==> flow/design.v <==
`timescale 1ns / 1ps
module battleship(
input wire clk,
input wire rst,  
input wire ARDUINO_A0,    
input wire ARDUINO_A1,    
input wire ARDUINO_A2,    
input wire ARDUINO_A3,    
output reg ARDUINO_IO0,   
output reg ARDUINO_IO1,   
output reg ARDUINO_IO2,   
output reg ARDUINO_IO6,   
output reg ARDUINO_IO7,   
output reg ARDUINO_IO8,   
output reg ARDUINO_IO9,   
output reg ARDUINO_IO10,  
output reg ARDUINO_IO11,  
output reg ARDUINO_A4,  
output reg ARDUINO_A5,  
output reg PMOD1_D0_P,  
output reg PMOD1_D0_N,  
output reg PMOD1_D1_P,  
output reg PMOD1_D1_N,  
output reg PMOD1_D2_P,  
output reg PMOD1_D2_N,  
output reg PMOD2_D0_P,  
output reg PMOD2_D0_N,  
output reg PMOD2_D1_P,  
output reg PMOD2_D2_P,  
output reg PMOD2_D2_N,  
output reg PMOD2_D3_P,  
output reg ARDUINO_IO3,   
output reg ARDUINO_IO4,   
output reg ARDUINO_IO5    
);
reg makeBoards;
reg make2DArray;
reg [7:0] playerOneBoard [0:2][0:2];     
reg [1:0] a;  
reg [1:0] b;  
reg [7:0] playerOneSHIPSBoard [0:2][0:2];  
reg [1:0] c;  
reg [1:0] d;  
reg [2:0] numShipsP1;
reg [2:0] hitsP1;
reg [7:0] playerTwoBoard [0:2][0:2];  
reg [1:0] e;  
reg [1:0] f;  
reg [7:0] playerTwoSHIPSBoard [0:2][0:2];  
reg [1:0] g;  
reg [1:0] h;  
reg [2:0] numShipsP2;
reg [2:0] hitsP2;
reg [2:0] playerTurn;
integer i, j;  
reg [3:0] nineStates; 
reg [3:0] nineStates2;
reg [5:0] gameLogicState;
reg [2:0] inputRow;  
reg [2:0] inputCol;  
reg [26:0] customCounter;  
reg customClk; 
reg [26:0] oneSecondCounter;  
reg oneSecondClk; 
reg [1:0] turnOnFirstBoard;
reg [1:0] turnOnSecondBoard;
localparam [26:0] DISP_DIV = 27'd24;
localparam [26:0] GAME_DIV = 27'd1249;
wire customTick    = (customCounter == DISP_DIV) && (customClk == 1'b0);
wire oneSecondTick = (oneSecondCounter == GAME_DIV) && (oneSecondClk == 1'b0);
always@(posedge clk)
begin
if (rst)
    begin
        customClk <= 0;
        customCounter <= 0;
    end
else if (customCounter == DISP_DIV)  
    begin
        customClk <= ~customClk;  
        customCounter <= 0;  
    end
else
    begin
        customCounter <= customCounter + 1;  
    end
end
always@(posedge clk)
begin
if (rst)
    begin
        oneSecondClk <= 0;
        oneSecondCounter <= 0;
    end
else if (oneSecondCounter == GAME_DIV)  
    begin
        oneSecondClk <= ~oneSecondClk;  
        oneSecondCounter <= 0;  
    end
else
    begin
        oneSecondCounter <= oneSecondCounter + 1;  
    end
end
always @ (posedge clk)
begin
if (rst)
begin
    gameLogicState = 0;
    inputRow = 0;
    inputCol = 0;
    numShipsP1 = 0;
    hitsP1 = 0;
    numShipsP2 = 0;
    hitsP2 = 0;
    playerTurn = 1;
    turnOnFirstBoard <= 0;
    turnOnSecondBoard <= 0;
    ARDUINO_A4 = 0;
    ARDUINO_A5 = 0;
end
else if (oneSecondTick)
begin
case (gameLogicState) 
0:  
begin
    for (i = 0; i < 3; i = i + 1) begin
        for (j = 0; j < 3; j = j + 1) begin
            playerOneBoard[i][j] <= 1;
            playerOneSHIPSBoard[i][j] <= 1;
            playerTwoBoard[i][j] <= 1;
            playerTwoSHIPSBoard[i][j] <= 1;
        end
    end
    gameLogicState = gameLogicState + 1;
end
1:  
begin
    ARDUINO_A4 = 1;
    ARDUINO_A5 = 0;
    if (ARDUINO_A0 == 0) 
    begin
        if(ARDUINO_A1 == 0)  
        begin
            inputRow = 0;
        end
        else if(ARDUINO_A2 == 0)  
        begin
            inputRow = 1;
        end
        else if(ARDUINO_A3 == 0)  
        begin
            inputRow = 2;
        end
        gameLogicState = gameLogicState + 1;  
   end 
end
2:  
begin
    ARDUINO_A4 = 0;
    ARDUINO_A5 = 1;
    if (ARDUINO_A0 == 0) 
    begin
        if(ARDUINO_A1 == 0 )  
        begin
            inputCol = 0;
        end
        else if(ARDUINO_A2 == 0)  
        begin
            inputCol = 1;
        end
        else if(ARDUINO_A3 == 0)  
        begin
            inputCol = 2;
        end
        gameLogicState = gameLogicState + 1;  
   end 
end
3:  
begin
    playerOneSHIPSBoard[inputRow][inputCol] <= 2;
    numShipsP1 = numShipsP1 + 1;
    if (numShipsP1 == 2) 
    begin
        gameLogicState = 4;  
    end
    else
    begin
        gameLogicState = 1;  
    end
end
4:  
begin
    ARDUINO_A4 = 1;
    ARDUINO_A5 = 0;
    if (ARDUINO_A0 == 0) 
    begin
        if(ARDUINO_A1 == 0)  
        begin
            inputRow = 0;
        end
        else if(ARDUINO_A2 == 0)  
        begin
            inputRow = 1;
        end
        else if(ARDUINO_A3 == 0)  
        begin
            inputRow = 2;
        end
        gameLogicState = gameLogicState + 1;  
   end 
end
5:  
begin
    ARDUINO_A4 = 0;
    ARDUINO_A5 = 1;
    if (ARDUINO_A0 == 0) 
    begin
        if(ARDUINO_A1 == 0 )  
        begin
            inputCol = 0;
        end
        else if(ARDUINO_A2 == 0)  
        begin
            inputCol = 1;
        end
        else if(ARDUINO_A3 == 0)  
        begin
            inputCol = 2;
        end
        gameLogicState = gameLogicState + 1;  
   end 
end
6:  
begin
    if(inputCol == 2)
    begin
        playerOneSHIPSBoard[inputRow][inputCol-1] <= 2;
        playerOneSHIPSBoard[inputRow][inputCol] <= 2;
    end
    else if (inputCol == 1 || inputCol == 0)
    begin
        playerOneSHIPSBoard[inputRow][inputCol] <= 2;
        playerOneSHIPSBoard[inputRow][inputCol+1] <= 2;
    end
    else
    begin
    end
    gameLogicState = 7;
end
7:  
begin
    ARDUINO_A4 = 1;
    ARDUINO_A5 = 0;
    if (ARDUINO_A0 == 0) 
    begin
        if(ARDUINO_A1 == 0)  
        begin
            inputRow = 0;
        end
        else if(ARDUINO_A2 == 0)  
        begin
            inputRow = 1;
        end
        else if(ARDUINO_A3 == 0)  
        begin
            inputRow = 2;
        end
        gameLogicState = gameLogicState + 1;  
   end 
end
8:  
begin
    ARDUINO_A4 = 0;
    ARDUINO_A5 = 1;
    if (ARDUINO_A0 == 0) 
    begin
        if(ARDUINO_A1 == 0 )  
        begin
            inputCol = 0;
        end
        else if(ARDUINO_A2 == 0)  
        begin
            inputCol = 1;
        end
        else if(ARDUINO_A3 == 0)  
        begin
            inputCol = 2;
        end
        gameLogicState = gameLogicState + 1;  
   end 
end
9:  
begin
    playerTwoSHIPSBoard[inputRow][inputCol] <= 2;
    numShipsP2 = numShipsP2 + 1;
    if (numShipsP2 == 2) 
    begin
        gameLogicState = 10;  
    end
    else
    begin
        gameLogicState = 7;  
    end
end
10:  
begin
    ARDUINO_A4 = 1;
    ARDUINO_A5 = 0;
    if (ARDUINO_A0 == 0) 
    begin
        if(ARDUINO_A1 == 0)  
        begin
            inputRow = 0;
        end
        else if(ARDUINO_A2 == 0)  
        begin
            inputRow = 1;
        end
        else if(ARDUINO_A3 == 0)  
        begin
            inputRow = 2;
        end
        gameLogicState = gameLogicState + 1;  
   end 
end
11:  
begin
    ARDUINO_A4 = 0;
    ARDUINO_A5 = 1;
    if (ARDUINO_A0 == 0) 
    begin
        if(ARDUINO_A1 == 0 )  
        begin
            inputCol = 0;
        end
        else if(ARDUINO_A2 == 0)  
        begin
            inputCol = 1;
        end
        else if(ARDUINO_A3 == 0)  
        begin
            inputCol = 2;
        end
        gameLogicState = gameLogicState + 1;  
   end 
end
12:  
begin
    if(inputCol == 2)
    begin
        playerTwoSHIPSBoard[inputRow][inputCol-1] <= 2;
        playerTwoSHIPSBoard[inputRow][inputCol] <= 2;
    end
    else if (inputCol == 1 || inputCol == 0)
    begin
        playerTwoSHIPSBoard[inputRow][inputCol] <= 2;
        playerTwoSHIPSBoard[inputRow][inputCol+1] <= 2;
    end
    else
    begin
    end
    turnOnFirstBoard <= 1;
    turnOnSecondBoard <= 1;
    gameLogicState = 13;
end
13:  
begin
    ARDUINO_A4 = 1;
    ARDUINO_A5 = 0;
    if (ARDUINO_A0 == 0) 
    begin
        if(ARDUINO_A1 == 0)  
        begin
            inputRow = 0;
        end
        else if(ARDUINO_A2 == 0)  
        begin
            inputRow = 1;
        end
        else if(ARDUINO_A3 == 0)  
        begin
            inputRow = 2;
        end
        gameLogicState = gameLogicState + 1;  
   end 
end
14:  
begin
    ARDUINO_A4 = 0;
    ARDUINO_A5 = 1;
    if (ARDUINO_A0 == 0) 
    begin
        if(ARDUINO_A1 == 0 )  
        begin
            inputCol = 0;
        end
        else if(ARDUINO_A2 == 0)  
        begin
            inputCol = 1;
        end
        else if(ARDUINO_A3 == 0)  
        begin
            inputCol = 2;
        end
        gameLogicState = gameLogicState + 1;  
   end 
end
15:  
begin
    if (playerTurn == 1)
    begin
        if (playerOneSHIPSBoard[inputRow][inputCol] == 2 )
        begin
            playerOneBoard[inputRow][inputCol] <= 2; 
            playerTurn = 2;
            hitsP2 = hitsP2 + 1;
        end
        else 
        begin
            playerOneBoard[inputRow][inputCol] <= 3;
            playerTurn = 2;
        end
    end  
    else
    begin
     if (playerTwoSHIPSBoard[inputRow][inputCol] == 2 )
       begin
           playerTwoBoard[inputRow][inputCol] <= 2;
           playerTurn = 1;
           hitsP1 = hitsP1 + 1;
       end
       else 
       begin
           playerTwoBoard[inputRow][inputCol] <= 3;
           playerTurn = 1;
       end
    end
    if(hitsP2 == 4)
    begin
        turnOnFirstBoard <= 0;
        gameLogicState = 16;  
    end
    else if ( hitsP1 == 4)
    begin
        turnOnSecondBoard <= 0;
        gameLogicState = 16;  
    end
    else
    begin
        gameLogicState = 13;  
    end
end
16: 
begin
   ARDUINO_A4 = 0;
   ARDUINO_A5 = 0;
   if (ARDUINO_A1 == 0 && ARDUINO_A3 == 0 && ARDUINO_A2 == 0)
   begin
       a = 0;
       b = 0;
       c = 0;
       d = 0;
       e = 0;
       f = 0;
       g = 0;
       hitsP1 = 0;
       hitsP2 = 0;
       playerTurn = 1;
       turnOnFirstBoard <= 0;
       turnOnSecondBoard <= 0;
       gameLogicState = 0;
   end
end
default:
begin
end
endcase
end  
end  
always @ (posedge clk)
begin
if (rst)
begin
    nineStates <= 1;
    ARDUINO_IO0 = 0; ARDUINO_IO1 = 0; ARDUINO_IO2 = 0;
    ARDUINO_IO3 = 1; ARDUINO_IO4 = 1; ARDUINO_IO5 = 1;
    ARDUINO_IO6 = 0; ARDUINO_IO7 = 0; ARDUINO_IO8 = 0;
    ARDUINO_IO9 = 0; ARDUINO_IO10 = 0; ARDUINO_IO11 = 0;
end
else if (customTick)
begin
if (turnOnFirstBoard == 1)
begin
case (nineStates)
1:    
begin
    if (playerOneBoard[0][0] == 1)  
    begin
        ARDUINO_IO0 = 1;  
        ARDUINO_IO1 = 0;  
        ARDUINO_IO2 = 0;  
        ARDUINO_IO9 = 0;  
        ARDUINO_IO10 = 0;  
        ARDUINO_IO11 = 0;  
        ARDUINO_IO6 = 0;  
        ARDUINO_IO7 = 0;  
        ARDUINO_IO8 = 0;  
        ARDUINO_IO3 = 0;  
        ARDUINO_IO4 = 1; 
        ARDUINO_IO5 = 1;
    end
    else if ( playerOneBoard[0][0] == 3)
    begin
        ARDUINO_IO0 = 0;  
        ARDUINO_IO1 = 0;  
        ARDUINO_IO2 = 0;  
        ARDUINO_IO9 = 1;  
        ARDUINO_IO10 = 0;  
        ARDUINO_IO11 = 0;  
        ARDUINO_IO6 = 0;  
        ARDUINO_IO7 = 0;  
        ARDUINO_IO8 = 0;  
        ARDUINO_IO3 = 0;  
        ARDUINO_IO4 = 1; 
        ARDUINO_IO5 = 1;
    end
    else if ( playerOneBoard[0][0] == 2)
    begin
        ARDUINO_IO0 = 0;  
        ARDUINO_IO1 = 0;  
        ARDUINO_IO2 = 0;  
        ARDUINO_IO9 = 0;  
        ARDUINO_IO10 = 0;  
        ARDUINO_IO11 = 0;  
        ARDUINO_IO6 = 1;  
        ARDUINO_IO7 = 0;  
        ARDUINO_IO8 = 0;  
        ARDUINO_IO3 = 0;  
        ARDUINO_IO4 = 1; 
        ARDUINO_IO5 = 1;
    end
    else  
    begin
        ARDUINO_IO0 = 0;  
        ARDUINO_IO1 = 0;  
        ARDUINO_IO2 = 0;  
        ARDUINO_IO9 = 0;  
        ARDUINO_IO10 = 0;  
        ARDUINO_IO11 = 0;  
        ARDUINO_IO6 = 0;  
        ARDUINO_IO7 = 0;  
        ARDUINO_IO8 = 0;  
        ARDUINO_IO3 = 1;  
        ARDUINO_IO4 = 1; 
        ARDUINO_IO5 = 1;
       end
end
2:  
begin
    if (playerOneBoard[0][1] == 1)  
    begin
        ARDUINO_IO0 = 0;  
        ARDUINO_IO1 = 1;  
        ARDUINO_IO2 = 0;  
        ARDUINO_IO9 = 0;  
        ARDUINO_IO10 = 0;  
        ARDUINO_IO11 = 0;  
        ARDUINO_IO6 = 0;  
        ARDUINO_IO7 = 0;  
        ARDUINO_IO8 = 0;  
        ARDUINO_IO3 = 0;  
        ARDUINO_IO4 = 1; 
        ARDUINO_IO5 = 1;
    end
    else if ( playerOneBoard[0][1] == 2)
    begin
        ARDUINO_IO0 = 0;  
        ARDUINO_IO1 = 0;  
        ARDUINO_IO2 = 0;  
        ARDUINO_IO9 = 0;  
        ARDUINO_IO10 = 0;  
        ARDUINO_IO11 = 0;  
        ARDUINO_IO6 = 0;  
        ARDUINO_IO7 = 1;  
        ARDUINO_IO8 = 0;  
        ARDUINO_IO3 = 0;  
        ARDUINO_IO4 = 1; 
        ARDUINO_IO5 = 1;
    end
    else if ( playerOneBoard[0][1] == 3)
    begin
        ARDUINO_IO0 = 0;  
        ARDUINO_IO1 = 0;  
        ARDUINO_IO2 = 0;  
        ARDUINO_IO9 = 0;  
        ARDUINO_IO10 = 1;  
        ARDUINO_IO11 = 0;  
        ARDUINO_IO6 = 0;  
        ARDUINO_IO7 = 0;  
        ARDUINO_IO8 = 0;  
        ARDUINO_IO3 = 0;  
        ARDUINO_IO4 = 1; 
        ARDUINO_IO5 = 1;
    end
    else  
    begin
        ARDUINO_IO0 = 0;  
        ARDUINO_IO1 = 0;  
        ARDUINO_IO2 = 0;  
        ARDUINO_IO9 = 0;  
        ARDUINO_IO10 = 0;  
        ARDUINO_IO11 = 0;  
        ARDUINO_IO6 = 0;  
        ARDUINO_IO7 = 0;  
        ARDUINO_IO8 = 0;  
        ARDUINO_IO3 = 1;  
        ARDUINO_IO4 = 1; 
        ARDUINO_IO5 = 1;
       end
end
3:  
begin
    if (playerOneBoard[0][2] == 1)  
    begin
        ARDUINO_IO0 = 0;  
        ARDUINO_IO1 = 0;  
        ARDUINO_IO2 = 1;  
        ARDUINO_IO9 = 0;  
        ARDUINO_IO10 = 0;  
        ARDUINO_IO11 = 0;  
        ARDUINO_IO6 = 0;  
        ARDUINO_IO7 = 0;  
        ARDUINO_IO8 = 0;  
        ARDUINO_IO3 = 0;  
        ARDUINO_IO4 = 1; 
        ARDUINO_IO5 = 1;
    end
    else if ( playerOneBoard[0][2] == 2)
    begin
        ARDUINO_IO0 = 0;  
        ARDUINO_IO1 = 0;  
        ARDUINO_IO2 = 0;  
        ARDUINO_IO9 = 0;  
        ARDUINO_IO10 = 0;  
        ARDUINO_IO11 = 0;  
        ARDUINO_IO6 = 0;  
        ARDUINO_IO7 = 0;  
        ARDUINO_IO8 = 1;  
        ARDUINO_IO3 = 0;  
        ARDUINO_IO4 = 1; 
        ARDUINO_IO5 = 1;
    end
    else if ( playerOneBoard[0][2] == 3)
    begin
        ARDUINO_IO0 = 0;  
        ARDUINO_IO1 = 0;  
        ARDUINO_IO2 = 0;  
        ARDUINO_IO9 = 0;  
        ARDUINO_IO10 = 0;  
        ARDUINO_IO11 = 1;  
        ARDUINO_IO6 = 0;  
        ARDUINO_IO7 = 0;  
        ARDUINO_IO8 = 0;  
        ARDUINO_IO3 = 0;  
        ARDUINO_IO4 = 1; 
        ARDUINO_IO5 = 1;
    end
    else  
    begin
        ARDUINO_IO0 = 0;  
        ARDUINO_IO1 = 0;  
        ARDUINO_IO2 = 0;  
        ARDUINO_IO9 = 0;  
        ARDUINO_IO10 = 0;  
        ARDUINO_IO11 = 0;  
        ARDUINO_IO6 = 0;  
        ARDUINO_IO7 = 0;  
        ARDUINO_IO8 = 0;  
        ARDUINO_IO3 = 1;  
        ARDUINO_IO4 = 1; 
        ARDUINO_IO5 = 1;
       end
end
4:  
begin
    if (playerOneBoard[1][0] == 1)  
    begin
        ARDUINO_IO0 = 1;  
        ARDUINO_IO1 = 0;  
        ARDUINO_IO2 = 0;  
        ARDUINO_IO9 = 0;  
        ARDUINO_IO10 = 0;  
        ARDUINO_IO11 = 0;  
        ARDUINO_IO6 = 0;  
        ARDUINO_IO7 = 0;  
        ARDUINO_IO8 = 0;  
        ARDUINO_IO3 = 1;  
        ARDUINO_IO4 = 0; 
        ARDUINO_IO5 = 1;
    end
    else if ( playerOneBoard[1][0] == 2)
    begin
        ARDUINO_IO0 = 0;  
        ARDUINO_IO1 = 0;  
        ARDUINO_IO2 = 0;  
        ARDUINO_IO9 = 0;  
        ARDUINO_IO10 = 0;  
        ARDUINO_IO11 = 0;  
        ARDUINO_IO6 = 1;  
        ARDUINO_IO7 = 0;  
        ARDUINO_IO8 = 0;  
        ARDUINO_IO3 = 1; 
        ARDUINO_IO4 = 0; 
        ARDUINO_IO5 = 1;
    end
    else if ( playerOneBoard[1][0] == 3)
    begin
        ARDUINO_IO0 = 0;  
        ARDUINO_IO1 = 0;  
        ARDUINO_IO2 = 0;  
        ARDUINO_IO9 = 1;  
        ARDUINO_IO10 = 0;  
        ARDUINO_IO11 = 0;  
        ARDUINO_IO6 = 0;  
        ARDUINO_IO7 = 0;  
        ARDUINO_IO8 = 0;  
        ARDUINO_IO3 = 1; 
        ARDUINO_IO4 = 0;  
        ARDUINO_IO5 = 1;
    end
    else  
    begin
        ARDUINO_IO0 = 0;  
        ARDUINO_IO1 = 0;  
        ARDUINO_IO2 = 0;  
        ARDUINO_IO9 = 0;  
        ARDUINO_IO10 = 0;  
        ARDUINO_IO11 = 0;  
        ARDUINO_IO6 = 0;  
        ARDUINO_IO7 = 0;  
        ARDUINO_IO8 = 0;  
        ARDUINO_IO3 = 1;  
        ARDUINO_IO4 = 1; 
        ARDUINO_IO5 = 1;
       end
end
5:  
begin
    if (playerOneBoard[1][1] == 1)  
    begin
        ARDUINO_IO0 = 0;  
        ARDUINO_IO1 = 1;  
        ARDUINO_IO2 = 0;  
        ARDUINO_IO9 = 0;  
        ARDUINO_IO10 = 0;  
        ARDUINO_IO11 = 0;  
        ARDUINO_IO6 = 0;  
        ARDUINO_IO7 = 0;  
        ARDUINO_IO8 = 0;  
        ARDUINO_IO3 = 1; 
        ARDUINO_IO4 = 0;  
        ARDUINO_IO5 = 1;
    end
    else if ( playerOneBoard[1][1] == 2)
    begin
        ARDUINO_IO0 = 0;  
        ARDUINO_IO1 = 0;  
        ARDUINO_IO2 = 0;  
        ARDUINO_IO9 = 0;  
        ARDUINO_IO10 = 0;  
        ARDUINO_IO11 = 0;  
        ARDUINO_IO6 = 0;  
        ARDUINO_IO7 = 1;  
        ARDUINO_IO8 = 0;  
        ARDUINO_IO3 = 1; 
        ARDUINO_IO4 = 0; 
        ARDUINO_IO5 = 1;
    end
    else if ( playerOneBoard[1][1] == 3)
    begin
        ARDUINO_IO0 = 0;  
        ARDUINO_IO1 = 0;  
        ARDUINO_IO2 = 0;  
        ARDUINO_IO9 = 0;  
        ARDUINO_IO10 = 1;  
        ARDUINO_IO11 = 0;  
        ARDUINO_IO6 = 0;  
        ARDUINO_IO7 = 0;  
        ARDUINO_IO8 = 0;  
        ARDUINO_IO3 = 1; 
        ARDUINO_IO4 = 0;  
        ARDUINO_IO5 = 1;
    end
    else  
    begin
        ARDUINO_IO0 = 0;  
        ARDUINO_IO1 = 0;  
        ARDUINO_IO2 = 0;  
        ARDUINO_IO9 = 0;  
        ARDUINO_IO10 = 0;  
        ARDUINO_IO11 = 0;  
        ARDUINO_IO6 = 0;  
        ARDUINO_IO7 = 0;  
        ARDUINO_IO8 = 0;  
        ARDUINO_IO3 = 1;  
        ARDUINO_IO4 = 1; 
        ARDUINO_IO5 = 1;
       end
end
6:  
begin
    if (playerOneBoard[1][2] == 1)  
    begin
        ARDUINO_IO0 = 0;  
        ARDUINO_IO1 = 0;  
        ARDUINO_IO2 = 1;  
        ARDUINO_IO9 = 0;  
        ARDUINO_IO10 = 0;  
        ARDUINO_IO11 = 0;  
        ARDUINO_IO6 = 0;  
        ARDUINO_IO7 = 0;  
        ARDUINO_IO8 = 0;  
        ARDUINO_IO3 = 1; 
        ARDUINO_IO4 = 0;  
        ARDUINO_IO5 = 1;
    end
    else if ( playerOneBoard[1][2] == 2)
    begin
        ARDUINO_IO0 = 0;  
        ARDUINO_IO1 = 0;  
        ARDUINO_IO2 = 0;  
        ARDUINO_IO9 = 0;  
        ARDUINO_IO10 = 0;  
        ARDUINO_IO11 = 0;  
        ARDUINO_IO6 = 0;  
        ARDUINO_IO7 = 0;  
        ARDUINO_IO8 = 1;  
        ARDUINO_IO3 = 1;  
        ARDUINO_IO4 = 0; 
        ARDUINO_IO5 = 1;
    end
    else if ( playerOneBoard[1][2] == 3)
    begin
        ARDUINO_IO0 = 0;  
        ARDUINO_IO1 = 0;  
        ARDUINO_IO2 = 0;  
        ARDUINO_IO9 = 0;  
        ARDUINO_IO10 = 0;  
        ARDUINO_IO11 = 1;  
        ARDUINO_IO6 = 0;  
        ARDUINO_IO7 = 0;  
        ARDUINO_IO8 = 0;  
        ARDUINO_IO3 = 1; 
        ARDUINO_IO4 = 0;  
        ARDUINO_IO5 = 1;
    end
    else  
    begin
        ARDUINO_IO0 = 0;  
        ARDUINO_IO1 = 0;  
        ARDUINO_IO2 = 0;  
        ARDUINO_IO9 = 0;  
        ARDUINO_IO10 = 0;  
        ARDUINO_IO11 = 0;  
        ARDUINO_IO6 = 0;  
        ARDUINO_IO7 = 0;  
        ARDUINO_IO8 = 0;  
        ARDUINO_IO3 = 1;  
        ARDUINO_IO4 = 1; 
        ARDUINO_IO5 = 1;
       end
end
7:  
begin
    if (playerOneBoard[2][0] == 1)  
    begin
        ARDUINO_IO0 = 1;  
        ARDUINO_IO1 = 0;  
        ARDUINO_IO2 = 0;  
        ARDUINO_IO9 = 0;  
        ARDUINO_IO10 = 0;  
        ARDUINO_IO11 = 0;  
        ARDUINO_IO6 = 0;  
        ARDUINO_IO7 = 0;  
        ARDUINO_IO8 = 0;  
        ARDUINO_IO3 = 1; 
        ARDUINO_IO4 = 1; 
        ARDUINO_IO5 = 0;  
    end
    else if ( playerOneBoard[2][0] == 2)
    begin
        ARDUINO_IO0 = 0;  
        ARDUINO_IO1 = 0;  
        ARDUINO_IO2 = 0;  
        ARDUINO_IO9 = 0;  
        ARDUINO_IO10 = 0;  
        ARDUINO_IO11 = 0;  
        ARDUINO_IO6 = 1;  
        ARDUINO_IO7 = 0;  
        ARDUINO_IO8 = 0;  
        ARDUINO_IO3 = 1; 
        ARDUINO_IO4 = 1; 
        ARDUINO_IO5 = 0;
    end
    else if ( playerOneBoard[2][0] == 3)
    begin
        ARDUINO_IO0 = 0;  
        ARDUINO_IO1 = 0;  
        ARDUINO_IO2 = 0;  
        ARDUINO_IO9 = 1;  
        ARDUINO_IO10 = 0;  
        ARDUINO_IO11 = 0;  
        ARDUINO_IO6 = 0;  
        ARDUINO_IO7 = 0;  
        ARDUINO_IO8 = 0;  
        ARDUINO_IO3 = 1; 
        ARDUINO_IO4 = 1; 
        ARDUINO_IO5 = 0;  
    end
    else  
    begin
        ARDUINO_IO0 = 0;  
        ARDUINO_IO1 = 0;  
        ARDUINO_IO2 = 0;  
        ARDUINO_IO9 = 0;  
        ARDUINO_IO10 = 0;  
        ARDUINO_IO11 = 0;  
        ARDUINO_IO6 = 0;  
        ARDUINO_IO7 = 0;  
        ARDUINO_IO8 = 0;  
        ARDUINO_IO3 = 1;  
        ARDUINO_IO4 = 1; 
        ARDUINO_IO5 = 1;
       end
end
8:  
begin
    if (playerOneBoard[2][1] == 1)  
    begin
        ARDUINO_IO0 = 0;  
        ARDUINO_IO1 = 1;  
        ARDUINO_IO2 = 0;  
        ARDUINO_IO9 = 0;  
        ARDUINO_IO10 = 0;  
        ARDUINO_IO11 = 0;  
        ARDUINO_IO6 = 0;  
        ARDUINO_IO7 = 0;  
        ARDUINO_IO8 = 0;  
        ARDUINO_IO3 = 1; 
        ARDUINO_IO4 = 1; 
        ARDUINO_IO5 = 0;  
    end
    else if ( playerOneBoard[2][1] == 2)
    begin
        ARDUINO_IO0 = 0;  
        ARDUINO_IO1 = 0;  
        ARDUINO_IO2 = 0;  
        ARDUINO_IO9 = 0;  
        ARDUINO_IO10 = 0;  
        ARDUINO_IO11 = 0;  
        ARDUINO_IO6 = 0;  
        ARDUINO_IO7 = 1;  
        ARDUINO_IO8 = 0;  
        ARDUINO_IO3 = 1; 
        ARDUINO_IO4 = 1; 
        ARDUINO_IO5 = 0;
    end
    else if ( playerOneBoard[2][1] == 3)
    begin
        ARDUINO_IO0 = 0;  
        ARDUINO_IO1 = 0;  
        ARDUINO_IO2 = 0;  
        ARDUINO_IO9 = 0;  
        ARDUINO_IO10 = 1;  
        ARDUINO_IO11 = 0;  
        ARDUINO_IO6 = 0;  
        ARDUINO_IO7 = 0;  
        ARDUINO_IO8 = 0;  
        ARDUINO_IO3 = 1; 
        ARDUINO_IO4 = 1; 
        ARDUINO_IO5 = 0;  
    end
    else  
    begin
        ARDUINO_IO0 = 0;  
        ARDUINO_IO1 = 0;  
        ARDUINO_IO2 = 0;  
        ARDUINO_IO9 = 0;  
        ARDUINO_IO10 = 0;  
        ARDUINO_IO11 = 0;  
        ARDUINO_IO6 = 0;  
        ARDUINO_IO7 = 0;  
        ARDUINO_IO8 = 0;  
        ARDUINO_IO3 = 1;  
        ARDUINO_IO4 = 1; 
        ARDUINO_IO5 = 1;
       end
end
9:  
begin
    if (playerOneBoard[2][2] == 1)  
    begin
        ARDUINO_IO0 = 0;  
        ARDUINO_IO1 = 0;  
        ARDUINO_IO2 = 1;  
        ARDUINO_IO9 = 0;  
        ARDUINO_IO10 = 0;  
        ARDUINO_IO11 = 0;  
        ARDUINO_IO6 = 0;  
        ARDUINO_IO7 = 0;  
        ARDUINO_IO8 = 0;  
        ARDUINO_IO3 = 1; 
        ARDUINO_IO4 = 1; 
        ARDUINO_IO5 = 0;  
    end
    else if ( playerOneBoard[2][2] == 2)
    begin
        ARDUINO_IO0 = 0;  
        ARDUINO_IO1 = 0;  
        ARDUINO_IO2 = 0;  
        ARDUINO_IO9 = 0;  
        ARDUINO_IO10 = 0;  
        ARDUINO_IO11 = 0;  
        ARDUINO_IO6 = 0;  
        ARDUINO_IO7 = 0;  
        ARDUINO_IO8 = 1;  
        ARDUINO_IO3 = 1; 
        ARDUINO_IO4 = 1; 
        ARDUINO_IO5 = 0;
    end
    else if ( playerOneBoard[2][2] == 3)
    begin
        ARDUINO_IO0 = 0;  
        ARDUINO_IO1 = 0;  
        ARDUINO_IO2 = 0;  
        ARDUINO_IO9 = 0;  
        ARDUINO_IO10 = 0;  
        ARDUINO_IO11 = 1;  
        ARDUINO_IO6 = 0;  
        ARDUINO_IO7 = 0;  
        ARDUINO_IO8 = 0;  
        ARDUINO_IO3 = 1; 
        ARDUINO_IO4 = 1; 
        ARDUINO_IO5 = 0;  
    end
    else  
    begin
        ARDUINO_IO0 = 0;  
        ARDUINO_IO1 = 0;  
        ARDUINO_IO2 = 0;  
        ARDUINO_IO9 = 0;  
        ARDUINO_IO10 = 0;  
        ARDUINO_IO11 = 0;  
        ARDUINO_IO6 = 0;  
        ARDUINO_IO7 = 0;  
        ARDUINO_IO8 = 0;  
        ARDUINO_IO3 = 1;  
        ARDUINO_IO4 = 1; 
        ARDUINO_IO5 = 1;
       end
end
default:  
begin
    ARDUINO_IO0 = 0;    
    ARDUINO_IO1 = 0;    
    ARDUINO_IO2 = 0;     
    ARDUINO_IO3 = 1;    
    ARDUINO_IO4 = 1;   
    ARDUINO_IO5 = 1;    
    ARDUINO_IO9 = 0;  
    ARDUINO_IO10 = 0;  
    ARDUINO_IO11 = 0;  
    ARDUINO_IO6 = 0;  
    ARDUINO_IO7 = 0;  
    ARDUINO_IO8 = 0;  
end
endcase
end  
nineStates <= nineStates + 1;
if (nineStates >= 10 )
begin
    nineStates <= 1;
end
end  
end  
always @ (posedge clk)
begin
if (rst)
begin
    nineStates2 <= 1;
    PMOD1_D0_P = 0; PMOD1_D0_N = 0; PMOD1_D1_P = 0;
    PMOD1_D1_N = 0; PMOD1_D2_P = 0; PMOD1_D2_N = 0;
    PMOD2_D0_P = 0; PMOD2_D0_N = 0; PMOD2_D1_P = 0;
    PMOD2_D2_P = 1; PMOD2_D2_N = 1; PMOD2_D3_P = 1;
end
else if (customTick)
begin
if (turnOnSecondBoard == 1)
begin
case (nineStates2)
1:    
begin
    if (playerTwoBoard[0][0] == 1)  
    begin
        PMOD1_D1_N = 1;  
        PMOD1_D2_P = 0;  
        PMOD1_D2_N = 0;  
        PMOD1_D0_P = 0;  
        PMOD1_D0_N = 0;  
        PMOD1_D1_P = 0;  
        PMOD2_D0_P = 0;  
        PMOD2_D0_N = 0;  
        PMOD2_D1_P = 0;  
        PMOD2_D2_P = 0;  
        PMOD2_D2_N = 1; 
        PMOD2_D3_P = 1;
    end
    else if ( playerTwoBoard[0][0] == 3)
    begin
        PMOD1_D1_N = 0;  
        PMOD1_D2_P = 0;  
        PMOD1_D2_N = 0;  
        PMOD1_D0_P = 1;  
        PMOD1_D0_N = 0;  
        PMOD1_D1_P = 0;  
        PMOD2_D0_P = 0;  
        PMOD2_D0_N = 0;  
        PMOD2_D1_P = 0;  
        PMOD2_D2_P = 0;  
        PMOD2_D2_N = 1; 
        PMOD2_D3_P = 1;
    end
    else if ( playerTwoBoard[0][0] == 2)
    begin
        PMOD1_D1_N = 0;  
        PMOD1_D2_P = 0;  
        PMOD1_D2_N = 0;  
        PMOD1_D0_P = 0;  
        PMOD1_D0_N = 0;  
        PMOD1_D1_P = 0;  
        PMOD2_D0_P = 1;  
        PMOD2_D0_N = 0;  
        PMOD2_D1_P = 0;  
        PMOD2_D2_P = 0;  
        PMOD2_D2_N = 1; 
        PMOD2_D3_P = 1;
    end
    else  
    begin
        PMOD1_D1_N = 0;  
        PMOD1_D2_P = 0;  
        PMOD1_D2_N = 0;  
        PMOD1_D0_P = 0;  
        PMOD1_D0_N = 0;  
        PMOD1_D1_P = 0;  
        PMOD2_D0_P = 0;  
        PMOD2_D0_N = 0;  
        PMOD2_D1_P = 0;  
        PMOD2_D2_P = 1;  
        PMOD2_D2_N = 1; 
        PMOD2_D3_P = 1;
       end
end
2:  
begin
    if (playerTwoBoard[0][1] == 1)  
    begin
        PMOD1_D1_N = 0;  
        PMOD1_D2_P = 1;  
        PMOD1_D2_N = 0;  
        PMOD1_D0_P = 0;  
        PMOD1_D0_N = 0;  
        PMOD1_D1_P = 0;  
        PMOD2_D0_P = 0;  
        PMOD2_D0_N = 0;  
        PMOD2_D1_P = 0;  
        PMOD2_D2_P = 0;  
        PMOD2_D2_N = 1; 
        PMOD2_D3_P = 1;
    end
    else if ( playerTwoBoard[0][1] == 2)
    begin
        PMOD1_D1_N = 0;  
        PMOD1_D2_P = 0;  
        PMOD1_D2_N = 0;  
        PMOD1_D0_P = 0;  
        PMOD1_D0_N = 0;  
        PMOD1_D1_P = 0;  
        PMOD2_D0_P = 0;  
        PMOD2_D0_N = 1;  
        PMOD2_D1_P = 0;  
        PMOD2_D2_P = 0;  
        PMOD2_D2_N = 1; 
        PMOD2_D3_P = 1;
    end
    else if ( playerTwoBoard[0][1] == 3)
    begin
        PMOD1_D1_N = 0;  
        PMOD1_D2_P = 0;  
        PMOD1_D2_N = 0;  
        PMOD1_D0_P = 0;  
        PMOD1_D0_N = 1;  
        PMOD1_D1_P = 0;  
        PMOD2_D0_P = 0;  
        PMOD2_D0_N = 0;  
        PMOD2_D1_P = 0;  
        PMOD2_D2_P = 0;  
        PMOD2_D2_N = 1; 
        PMOD2_D3_P = 1;
    end
    else  
    begin
        PMOD1_D1_N = 0;  
        PMOD1_D2_P = 0;  
        PMOD1_D2_N = 0;  
        PMOD1_D0_P = 0;  
        PMOD1_D0_N = 0;  
        PMOD1_D1_P = 0;  
        PMOD2_D0_P = 0;  
        PMOD2_D0_N = 0;  
        PMOD2_D1_P = 0;  
        PMOD2_D2_P = 1;  
        PMOD2_D2_N = 1; 
        PMOD2_D3_P = 1;
       end
end
3:  
begin
    if (playerTwoBoard[0][2] == 1)  
    begin
        PMOD1_D1_N = 0;  
        PMOD1_D2_P = 0;  
        PMOD1_D2_N = 1;  
        PMOD1_D0_P = 0;  
        PMOD1_D0_N = 0;  
        PMOD1_D1_P = 0;  
        PMOD2_D0_P = 0;  
        PMOD2_D0_N = 0;  
        PMOD2_D1_P = 0;  
        PMOD2_D2_P = 0;  
        PMOD2_D2_N = 1; 
        PMOD2_D3_P = 1;
    end
    else if ( playerTwoBoard[0][2] == 2)
    begin
        PMOD1_D1_N = 0;  
        PMOD1_D2_P = 0;  
        PMOD1_D2_N = 0;  
        PMOD1_D0_P = 0;  
        PMOD1_D0_N = 0;  
        PMOD1_D1_P = 0;  
        PMOD2_D0_P = 0;  
        PMOD2_D0_N = 0;  
        PMOD2_D1_P = 1;  
        PMOD2_D2_P = 0;  
        PMOD2_D2_N = 1; 
        PMOD2_D3_P = 1;
    end
    else if ( playerTwoBoard[0][2] == 3)
    begin
        PMOD1_D1_N = 0;  
        PMOD1_D2_P = 0;  
        PMOD1_D2_N = 0;  
        PMOD1_D0_P = 0;  
        PMOD1_D0_N = 0;  
        PMOD1_D1_P = 1;  
        PMOD2_D0_P = 0;  
        PMOD2_D0_N = 0;  
        PMOD2_D1_P = 0;  
        PMOD2_D2_P = 0;  
        PMOD2_D2_N = 1; 
        PMOD2_D3_P = 1;
    end
    else  
    begin
        PMOD1_D1_N = 0;  
        PMOD1_D2_P = 0;  
        PMOD1_D2_N = 0;  
        PMOD1_D0_P = 0;  
        PMOD1_D0_N = 0;  
        PMOD1_D1_P = 0;  
        PMOD2_D0_P = 0;  
        PMOD2_D0_N = 0;  
        PMOD2_D1_P = 0;  
       PMOD2_D2_P = 1;  
       PMOD2_D2_N = 1; 
       PMOD2_D3_P = 1;
       end
end
4:  
begin
    if (playerTwoBoard[1][0] == 1)  
    begin
        PMOD1_D1_N = 1;  
        PMOD1_D2_P = 0;  
        PMOD1_D2_N = 0;  
        PMOD1_D0_P = 0;  
        PMOD1_D0_N = 0;  
        PMOD1_D1_P = 0;  
        PMOD2_D0_P = 0;  
        PMOD2_D0_N = 0;  
        PMOD2_D1_P = 0;  
        PMOD2_D2_P = 1;  
        PMOD2_D2_N = 0; 
        PMOD2_D3_P = 1;
    end
    else if ( playerTwoBoard[1][0] == 2)
    begin
        PMOD1_D1_N = 0;  
        PMOD1_D2_P = 0;  
        PMOD1_D2_N = 0;  
        PMOD1_D0_P = 0;  
        PMOD1_D0_N = 0;  
        PMOD1_D1_P = 0;  
        PMOD2_D0_P = 1;  
        PMOD2_D0_N = 0;  
        PMOD2_D1_P = 0;  
        PMOD2_D2_P = 1;  
        PMOD2_D2_N = 0; 
        PMOD2_D3_P = 1;
    end
    else if ( playerTwoBoard[1][0] == 3)
    begin
        PMOD1_D1_N = 0;  
        PMOD1_D2_P = 0;  
        PMOD1_D2_N = 0;  
        PMOD1_D0_P = 1;  
        PMOD1_D0_N = 0;  
        PMOD1_D1_P = 0;  
        PMOD2_D0_P = 0;  
        PMOD2_D0_N = 0;  
        PMOD2_D1_P = 0;  
        PMOD2_D2_P = 1;  
        PMOD2_D2_N = 0; 
        PMOD2_D3_P = 1;
    end
    else  
    begin
        PMOD1_D1_N = 0;  
        PMOD1_D2_P = 0;  
        PMOD1_D2_N = 0;  
        PMOD1_D0_P = 0;  
        PMOD1_D0_N = 0;  
        PMOD1_D1_P = 0;  
        PMOD2_D0_P = 0;  
        PMOD2_D0_N = 0;  
        PMOD2_D1_P = 0;  
        PMOD2_D2_P = 1;  
        PMOD2_D2_N = 1; 
        PMOD2_D3_P = 1;
       end
end
5:  
begin
    if (playerTwoBoard[1][1] == 1)  
    begin
        PMOD1_D1_N = 0;  
        PMOD1_D2_P = 1;  
        PMOD1_D2_N = 0;  
        PMOD1_D0_P = 0;  
        PMOD1_D0_N = 0;  
        PMOD1_D1_P = 0;  
        PMOD2_D0_P = 0;  
        PMOD2_D0_N = 0;  
        PMOD2_D1_P = 0;  
        PMOD2_D2_P = 1;  
        PMOD2_D2_N = 0; 
        PMOD2_D3_P = 1;
    end
    else if ( playerTwoBoard[1][1] == 2)
    begin
        PMOD1_D1_N = 0;  
        PMOD1_D2_P = 0;  
        PMOD1_D2_N = 0;  
        PMOD1_D0_P = 0;  
        PMOD1_D0_N = 0;  
        PMOD1_D1_P = 0;  
        PMOD2_D0_P = 0;  
        PMOD2_D0_N = 1;  
        PMOD2_D1_P = 0;  
        PMOD2_D2_P = 1;  
        PMOD2_D2_N = 0; 
        PMOD2_D3_P = 1;
    end
    else if ( playerTwoBoard[1][1] == 3)
    begin
        PMOD1_D1_N = 0;  
        PMOD1_D2_P = 0;  
        PMOD1_D2_N = 0;  
        PMOD1_D0_P = 0;  
        PMOD1_D0_N = 1;  
        PMOD1_D1_P = 0;  
        PMOD2_D0_P = 0;  
        PMOD2_D0_N = 0;  
        PMOD2_D1_P = 0;  
        PMOD2_D2_P = 1;  
        PMOD2_D2_N = 0; 
        PMOD2_D3_P = 1;
    end
    else  
    begin
        PMOD1_D1_N = 0;  
        PMOD1_D2_P = 0;  
        PMOD1_D2_N = 0;  
        PMOD1_D0_P = 0;  
        PMOD1_D0_N = 0;  
        PMOD1_D1_P = 0;  
        PMOD2_D0_P = 0;  
        PMOD2_D0_N = 0;  
        PMOD2_D1_P = 0;  
        PMOD2_D2_P = 1; 
        PMOD2_D2_N = 1; 
        PMOD2_D3_P = 1;
       end
end
6:  
begin
    if (playerTwoBoard[1][2] == 1)  
    begin
        PMOD1_D1_N = 0;  
        PMOD1_D2_P = 0;  
        PMOD1_D2_N = 1;  
        PMOD1_D0_P = 0;  
        PMOD1_D0_N = 0;  
        PMOD1_D1_P = 0;  
        PMOD2_D0_P = 0;  
        PMOD2_D0_N = 0;  
        PMOD2_D1_P = 0;  
        PMOD2_D2_P = 1;  
        PMOD2_D2_N = 0; 
        PMOD2_D3_P = 1;
    end
    else if ( playerTwoBoard[1][2] == 2)
    begin
        PMOD1_D1_N = 0;  
        PMOD1_D2_P = 0;  
        PMOD1_D2_N = 0;  
        PMOD1_D0_P = 0;  
        PMOD1_D0_N = 0;  
        PMOD1_D1_P = 0;  
        PMOD2_D0_P = 0;  
        PMOD2_D0_N = 0;  
        PMOD2_D1_P = 1;  
        PMOD2_D2_P = 1;  
        PMOD2_D2_N = 0; 
        PMOD2_D3_P = 1;
    end
    else if ( playerTwoBoard[1][2] == 3)
    begin
        PMOD1_D1_N = 0;  
        PMOD1_D2_P = 0;  
        PMOD1_D2_N = 0;  
        PMOD1_D0_P = 0;  
        PMOD1_D0_N = 0;  
        PMOD1_D1_P = 1;  
        PMOD2_D0_P = 0;  
        PMOD2_D0_N = 0;  
        PMOD2_D1_P = 0;  
        PMOD2_D2_P = 1;  
        PMOD2_D2_N = 0; 
        PMOD2_D3_P = 1;
    end
    else  
    begin
        PMOD1_D1_N = 0;  
        PMOD1_D2_P = 0;  
        PMOD1_D2_N = 0;  
        PMOD1_D0_P = 0;  
        PMOD1_D0_N = 0;  
        PMOD1_D1_P = 0;  
        PMOD2_D0_P = 0;  
        PMOD2_D0_N = 0;  
        PMOD2_D1_P = 0;  
        PMOD2_D2_P = 1;  
        PMOD2_D2_N = 1; 
        PMOD2_D3_P = 1;
       end
end
7:  
begin
    if (playerTwoBoard[2][0] == 1)  
    begin
        PMOD1_D1_N = 1;  
        PMOD1_D2_P = 0;  
        PMOD1_D2_N = 0;  
        PMOD1_D0_P = 0;  
        PMOD1_D0_N = 0;  
        PMOD1_D1_P = 0;  
        PMOD2_D0_P = 0;  
        PMOD2_D0_N = 0;  
        PMOD2_D1_P = 0;  
        PMOD2_D2_P = 1;  
        PMOD2_D2_N = 1; 
        PMOD2_D3_P = 0; 
    end
    else if ( playerTwoBoard[2][0] == 2)
    begin
        PMOD1_D1_N = 0;  
        PMOD1_D2_P = 0;  
        PMOD1_D2_N = 0;  
        PMOD1_D0_P = 0;  
        PMOD1_D0_N = 0;  
        PMOD1_D1_P = 0;  
        PMOD2_D0_P = 1;  
        PMOD2_D0_N = 0;  
        PMOD2_D1_P = 0;  
        PMOD2_D2_P = 1;  
        PMOD2_D2_N = 1; 
        PMOD2_D3_P = 0;
    end
    else if ( playerTwoBoard[2][0] == 3)
    begin
        PMOD1_D1_N = 0;  
        PMOD1_D2_P = 0;  
        PMOD1_D2_N = 0;  
        PMOD1_D0_P = 1;  
        PMOD1_D0_N = 0;  
        PMOD1_D1_P = 0;  
        PMOD2_D0_P = 0;  
        PMOD2_D0_N = 0;  
        PMOD2_D1_P = 0;  
        PMOD2_D2_P = 1;  
        PMOD2_D2_N = 1; 
        PMOD2_D3_P = 0;
    end
    else  
    begin
        PMOD1_D1_N = 0;  
        PMOD1_D2_P = 0;  
        PMOD1_D2_N = 0;  
        PMOD1_D0_P = 0;  
        PMOD1_D0_N = 0;  
        PMOD1_D1_P = 0;  
        PMOD2_D0_P = 0;  
        PMOD2_D0_N = 0;  
        PMOD2_D1_P = 0;  
        PMOD2_D2_P = 1;  
        PMOD2_D2_N = 1; 
        PMOD2_D3_P = 1;
       end
end
8:  
begin
    if (playerTwoBoard[2][1] == 1)  
    begin
        PMOD1_D1_N = 0;  
        PMOD1_D2_P = 1;  
        PMOD1_D2_N = 0;  
        PMOD1_D0_P = 0;  
        PMOD1_D0_N = 0;  
        PMOD1_D1_P = 0;  
        PMOD2_D0_P = 0;  
        PMOD2_D0_N = 0;  
        PMOD2_D1_P = 0;  
        PMOD2_D2_P = 1;  
        PMOD2_D2_N = 1; 
        PMOD2_D3_P = 0;
    end
    else if ( playerTwoBoard[2][1] == 2)
    begin
        PMOD1_D1_N = 0;  
        PMOD1_D2_P = 0;  
        PMOD1_D2_N = 0;  
        PMOD1_D0_P = 0;  
        PMOD1_D0_N = 0;  
        PMOD1_D1_P = 0;  
        PMOD2_D0_P = 0;  
        PMOD2_D0_N = 1;  
        PMOD2_D1_P = 0;  
        PMOD2_D2_P = 1;  
        PMOD2_D2_N = 1; 
        PMOD2_D3_P = 0;
    end
    else if ( playerTwoBoard[2][1] == 3)
    begin
        PMOD1_D1_N = 0;  
        PMOD1_D2_P = 0;  
        PMOD1_D2_N = 0;  
        PMOD1_D0_P = 0;  
        PMOD1_D0_N = 1;  
        PMOD1_D1_P = 0;  
        PMOD2_D0_P = 0;  
        PMOD2_D0_N = 0;  
        PMOD2_D1_P = 0;  
        PMOD2_D2_P = 1;  
        PMOD2_D2_N = 1; 
        PMOD2_D3_P = 0;
    end
    else  
    begin
        PMOD1_D1_N = 0;  
        PMOD1_D2_P = 0;  
        PMOD1_D2_N = 0;  
        PMOD1_D0_P = 0;  
        PMOD1_D0_N = 0;  
        PMOD1_D1_P = 0;  
        PMOD2_D0_P = 0;  
        PMOD2_D0_N = 0;  
        PMOD2_D1_P = 0;  
        PMOD2_D2_P = 1;  
        PMOD2_D2_N = 1; 
        PMOD2_D3_P = 1;
       end
end
9:  
begin
    if (playerTwoBoard[2][2] == 1)  
    begin
        PMOD1_D1_N = 0;  
        PMOD1_D2_P = 0;  
        PMOD1_D2_N = 1;  
        PMOD1_D0_P = 0;  
        PMOD1_D0_N = 0;  
        PMOD1_D1_P = 0;  
        PMOD2_D0_P = 0;  
        PMOD2_D0_N = 0;  
        PMOD2_D1_P = 0;  
        PMOD2_D2_P = 1;  
        PMOD2_D2_N = 1; 
        PMOD2_D3_P = 0;
    end
    else if ( playerTwoBoard[2][2] == 2)
    begin
        PMOD1_D1_N = 0;  
        PMOD1_D2_P = 0;  
        PMOD1_D2_N = 0;  
        PMOD1_D0_P = 0;  
        PMOD1_D0_N = 0;  
        PMOD1_D1_P = 0;  
        PMOD2_D0_P = 0;  
        PMOD2_D0_N = 0;  
        PMOD2_D1_P = 1;  
        PMOD2_D2_P = 1;  
        PMOD2_D2_N = 1; 
        PMOD2_D3_P = 0;
    end
    else if ( playerTwoBoard[2][2] == 3)
    begin
        PMOD1_D1_N = 0;  
        PMOD1_D2_P = 0;  
        PMOD1_D2_N = 0;  
        PMOD1_D0_P = 0;  
        PMOD1_D0_N = 0;  
        PMOD1_D1_P = 1;  
        PMOD2_D0_P = 0;  
        PMOD2_D0_N = 0;  
        PMOD2_D1_P = 0;  
        PMOD2_D2_P = 1;  
        PMOD2_D2_N = 1; 
        PMOD2_D3_P = 0;
    end
    else  
    begin
        PMOD1_D1_N = 0;  
        PMOD1_D2_P = 0;  
        PMOD1_D2_N = 0;  
        PMOD1_D0_P = 0;  
        PMOD1_D0_N = 0;  
        PMOD1_D1_P = 0;  
        PMOD2_D0_P = 0;  
        PMOD2_D0_N = 0;  
        PMOD2_D1_P = 0;  
        PMOD2_D2_P = 1;  
        PMOD2_D2_N = 1; 
        PMOD2_D3_P = 0;
       end
end
default:  
begin
    PMOD1_D1_N = 0;  
    PMOD1_D2_P = 0;  
    PMOD1_D2_N = 0;  
    PMOD2_D2_P = 1;  
    PMOD2_D2_N = 1;  
    PMOD2_D3_P = 1;  
    PMOD1_D0_P = 0;  
    PMOD1_D0_N = 0;  
    PMOD1_D1_P = 0;  
    PMOD2_D0_P = 0;  
    PMOD2_D0_N = 0;  
    PMOD2_D1_P = 0;  
end
endcase
end
nineStates2 <= nineStates2 + 1;
if (nineStates2 >= 10 )
begin
    nineStates2 <= 1;
end
end  
end  
endmodule 
# Step by step through the tools: battleship
# The steps from the RTL of battleship to its reports follow in flow order.
# Lines are those of the file above, counted from 1.
# Cell names lack the library's common part.
# The mark n/a stands for no value.
# design
top,battleship
clock,clk
cell_library,sky130hd
lib_corner,tt_025C_1v80

# Word-level counts
# Counts by Yosys on the flattened word-level netlist (proc, flatten, opt, wreduce; memories kept). Register bits leave out memories and registers merged into their read ports (data or address). Print and check cells are left out. Cells with the same type and inputs are merged into one.
# Memory sizes are those after Yosys's memory passes, which may raise the word count (mostly to a power of two), join words into wider ones and drop unused or constant bits.
# classes
reduce_and_logical,33
n_mul,1
muxes,290
logic,12
addsub,14
equal,107
n_cmp,2
# ops
op,n
equality test 8 x 2 -> 1 bit (second input constant),38
2-to-1 mux 1 bit,205
equality test 8 x 1 -> 1 bit (second input constant),18
2-to-1 mux 4 bit,20
parallel mux 1 bit (select 3 bit),24
adder 27 x 1 -> 27 bit (second input constant),2
equality test 6 x 4 -> 1 bit (second input constant),8
parallel mux 6 bit (select 8 bit),1
2-to-1 mux 3 bit,16
equality test 4 x 3 -> 1 bit (second input constant),8
equality test 27 x 11 -> 1 bit (second input constant),1
equality test 27 x 5 -> 1 bit (second input constant),1
2-to-1 mux 2 bit,13
equality test 6 x 3 -> 1 bit (second input constant),4
parallel mux 3 bit (select 2 bit),3
equality test 4 x 2 -> 1 bit (second input constant),4
equality test 4 bit (second input constant),4
AND reduction 4 bit,4
AND reduction 2 bit,6
adder 3 x 1 -> 3 bit (second input constant),4
equality test 6 x 2 -> 1 bit (second input constant),2
OR reduction 6 bit,2
parallel mux 2 bit (select 3 bit),2
2-to-1 mux 6 bit,2
OR reduction 10 bit,1
inequality test 2 bit (second input constant),5
OR reduction 5 bit,2
2-to-1 mux 5 bit,2
# Other operator kinds: 29; their cells: 57.
# word_totals
mem_count,4
ramBits,128
wordCells,505
inputBits,6
out_inout_bits,26
regBits,121
# memory_table
memory,size,word_bits,line_no,source
playerOneBoard,16,2,38,reg [7:0] playerOneBoard [0:2][0:2];
playerOneSHIPSBoard,16,2,41,reg [7:0] playerOneSHIPSBoard [0:2][0:2];
playerTwoBoard,16,2,46,reg [7:0] playerTwoBoard [0:2][0:2];
playerTwoSHIPSBoard,16,2,49,reg [7:0] playerTwoSHIPSBoard [0:2][0:2];

# Logic depth
# Yosys ltp: most cells in a row. Word level: on the elaborated netlist, between registers, memories and ports. Mapped: between sequential cells and ports; inverters and the memories' decode and read muxes count.
# logic_depth
depth_word,10
ABC_AREA,0
mapped_depth,14
ltp_nobuf,14

# Netlist
# Yosys stat after the flow's synthesis: flattened, memories mapped to cells. It holds for the ABC_AREA given above (unset counts as 0); a run with the other value may have another netlist.
# synth_totals
buf_cells,54
stdcells,1165
seq_area_um2,3943.8
synth_area_um2,9644.2
ffs,188
# by_type
cell,n,area_total_um2
dfxtp_1,170,3.4E+03
nor2_1,163,611.837
nand2_1,151,566.794
edfxtp_1,18,540.518
ha_1,30,375.36
xor2_1,38,332.819
o21ai_0,56,280.269
a21oi_1,53,265.254
xnor2_1,29,253.994
nand3_1,48,240.23
nand4_1,28,175.168
inv_1,41,153.898
clkbuf_1,40,150.144
mux2i_1,15,150.144
nor3_1,30,150.144
or3_1,18,112.608
a221o_1,11,110.106
o22ai_1,16,100.096
# Not listed: further types 59, cells in them 210.

# Path before layout
# OpenSTA on the mapped netlist: ideal clock, no wires. The path of least setup slack (recovery checks aside). Input and output delay are each 20% of the period. Register names are those of the netlist, which keeps one name where synthesis merged equal registers.
# synth_path
path_kind,register -> register
from,register inputRow
to,memory playerTwoSHIPSBoard
tclk_ns,5.0
t_first_pin_ns,0.000
driving_pins,14
arrival_time_ns,3.377
setup_ns,0.121
n_path_buf,0
setup_slack_ns,1.501
path_delay_ns,3.498
required_ns,4.879
period_less_setup_slack_ns,3.499
# "path_delay_ns" = arrival - input delay + setup time.
# "driving_pins" counts driving pins, that of a launching flip-flop among them; a cell with two outputs on the path counts twice.
# "period_less_setup_slack_ns" is the clock period less the worst setup slack; recovery checks do not enter. This is arithmetic on one report: input and output delays are still those of the set period (20% each).
# An end named without its bit number is one bit of that signal or, where synthesis recoded a state register, one of its new flip-flops.
# A register here has more assigning lines than the two given.
# synth_between
path_cell_list,dfxtp_1 > inv_1 > fa_1 > ha_1 > inv_1 > fa_1 > xor2_1 > and3_1 > a311o_1 > a2111oi_4 > and3_4 > nand2b_4 > o32ai_2 > nor2_1
# synth_lines
item,line_no,source
from (decl),59,reg [2:0] inputRow;
from (assign),110,inputRow = 0;
from (assign),145,inputRow = 0;
to (decl),49,reg [7:0] playerTwoSHIPSBoard [0:2][0:2];
# Chain of elaborated cells between the ends: none given.

# Worst path after layout
# Path of least setup slack in the final report of run A (OpenROAD, finished layout, wires in). Where an end is a register, its clock arrival counts in the times.
# layout_path
path_kind,register -> register
from,register inputRow
to,register gameLogicState[3]
required_ns,5.33
t_first_pin_ns,0.43
driving_pins,13
arrival_time_ns,4.50
n_path_buf,1
setup_ns,0.09
setup_slack_ns,0.84
tclk_ns,5.0
# An end named without its bit number is one bit of that signal or, where synthesis recoded a state register, one of its new flip-flops.
# A register here has more assigning lines than the two given.
# layout_between
path_cell_list,dfxtp_1 > inv_1 > ha_1 > fa_1 > nand2b_1 > or4_1 > and3_1 > o221ai_1 > buf_2 > a21oi_1 > a211oi_1 > a21oi_1 > o41ai_1
# layout_lines
item,line_no,source
from (decl),59,reg [2:0] inputRow;
from (assign),110,inputRow = 0;
from (assign),145,inputRow = 0;
to (assign),135,gameLogicState = gameLogicState + 1;
to (assign),155,gameLogicState = gameLogicState + 1;
to (decl),58,reg [5:0] gameLogicState;
# Chain of elaborated cells between the ends: none given.

Stored flow runs of battleship (3 of them; Yosys, OpenROAD, sky130hd). They differ in their settings and are not a sequence. Constraints: input delay and output delay 20% of the set period each, output load 0.01 pF.
"period_less_ws_ns" is the run's clock period less its worst setup slack. It is reckoned from that one timing run; input and output delays stay at 20% of the period that was set.
"critical_path_time_ns" = time allowed to the worst setup path (clock period - input delay - output delay, where it has them) - its slack; a late launch clock adds to it, a late capture clock takes from it.
"power.total_mw" is the tool's figure for a default switching activity; nothing was simulated.

Run A, flow files:
==> flow/run.sh <==
#!/bin/bash
# the make line also repeats the synthesis and layout settings of config.mk as NAME=value (left out here)
make -C /OpenROAD-flow-scripts/flow DESIGN_CONFIG=/design/flow/config.mk WORK_HOME=/design/flow/orfs CLKGATE_MAP_FILE= finish
==> flow/config.mk <==
export PLATFORM = sky130hd
export DESIGN_NAME = battleship
export DESIGN_NICKNAME = battleship
export VERILOG_FILES = /design/flow/design.v
export SDC_FILE = /design/flow/constraint.sdc
export NUM_CORES = 4
export LEC_CHECK = 0
export CAP_MARGIN = 20
export CELL_PAD_IN_SITES_GLOBAL_PLACEMENT = 3
export CORE_MARGIN = 2
export CORE_UTILIZATION = 40
export GPL_TIMING_DRIVEN = 0
export SLEW_MARGIN = 35
==> flow/constraint.sdc <==
create_clock -name core_clock -period 5.0 [get_ports {clk}]
set_input_delay 1.0000 -clock core_clock [delete_from_list [all_inputs] [get_ports {clk}]]
set_output_delay 1.0000 -clock core_clock [all_outputs]
set_load 0.01 [all_outputs]

==> results of run A, as CSV <==
result,value
synth_area_um2,9644.2
dieArea_um2,25368.5
post_route_stdcell_area_um2,10970.5
post_route_util_frac,0.466
ws_setup_ns,0.836
final_hold_ws_ns,0.453
power.total_mw,3.001
period_less_ws_ns,4.164
critical_path_time_ns,4.16
critical_path_kind,"register -> register"

Run B, flow files:
==> flow/run.sh <==
#!/bin/bash
# the make line also repeats the synthesis and layout settings of config.mk as NAME=value (left out here)
make -C /OpenROAD-flow-scripts/flow DESIGN_CONFIG=/design/flow/config.mk WORK_HOME=/design/flow/orfs CLKGATE_MAP_FILE= finish
==> flow/config.mk <==
export PLATFORM = sky130hd
export DESIGN_NAME = battleship
export DESIGN_NICKNAME = battleship
export VERILOG_FILES = /design/flow/design.v
export SDC_FILE = /design/flow/constraint.sdc
export NUM_CORES = 4
export LEC_CHECK = 0
export CAP_MARGIN = 0
export CELL_PAD_IN_SITES_DETAIL_PLACEMENT = 2
export CORE_MARGIN = 2
export CORE_UTILIZATION = 62
export CTS_CLUSTER_DIAMETER = 60
export CTS_CLUSTER_SIZE = 33
export GPL_TIMING_DRIVEN = 1
export MIN_ROUTING_LAYER = met1
export PLACE_DENSITY = 0.45
export SLEW_MARGIN = 20
export TNS_END_PERCENT = 15
==> flow/constraint.sdc <==
create_clock -name core_clock -period 3.39 [get_ports {clk}]
set_input_delay 0.6780 -clock core_clock [delete_from_list [all_inputs] [get_ports {clk}]]
set_output_delay 0.6780 -clock core_clock [all_outputs]
set_load 0.01 [all_outputs]

Run B: incomplete, placement halted on DPL-0033

Run C, flow files:
==> flow/run.sh <==
#!/bin/bash
# the make line also repeats the synthesis and layout settings of config.mk as NAME=value (left out here)
make -C /OpenROAD-flow-scripts/flow DESIGN_CONFIG=/design/flow/config.mk WORK_HOME=/design/flow/orfs CLKGATE_MAP_FILE= finish
==> flow/config.mk <==
export PLATFORM = sky130hd
export DESIGN_NAME = battleship
export DESIGN_NICKNAME = battleship
export VERILOG_FILES = /design/flow/design.v
export SDC_FILE = /design/flow/constraint.sdc
export NUM_CORES = 4
export LEC_CHECK = 0
export ABC_AREA = 1
export CAP_MARGIN = 20
export CELL_PAD_IN_SITES_DETAIL_PLACEMENT = 2
export CELL_PAD_IN_SITES_GLOBAL_PLACEMENT = 3
export CORE_ASPECT_RATIO = 1.89
export CORE_MARGIN = 6
export CORE_UTILIZATION = 42
export CTS_CLUSTER_DIAMETER = 384
export GPL_ROUTABILITY_DRIVEN = 0
export GPL_TIMING_DRIVEN = 0
export MIN_ROUTING_LAYER = met2
export PLACE_DENSITY = 0.4
export SLEW_MARGIN = 35
export TNS_END_PERCENT = 35
==> flow/constraint.sdc <==
create_clock -name core_clock -period 4.3 [get_ports {clk}]
set_input_delay 0.8600 -clock core_clock [delete_from_list [all_inputs] [get_ports {clk}]]
set_output_delay 0.8600 -clock core_clock [all_outputs]
set_load 0.01 [all_outputs]

Run C: incomplete, placement halted on GPL-0301
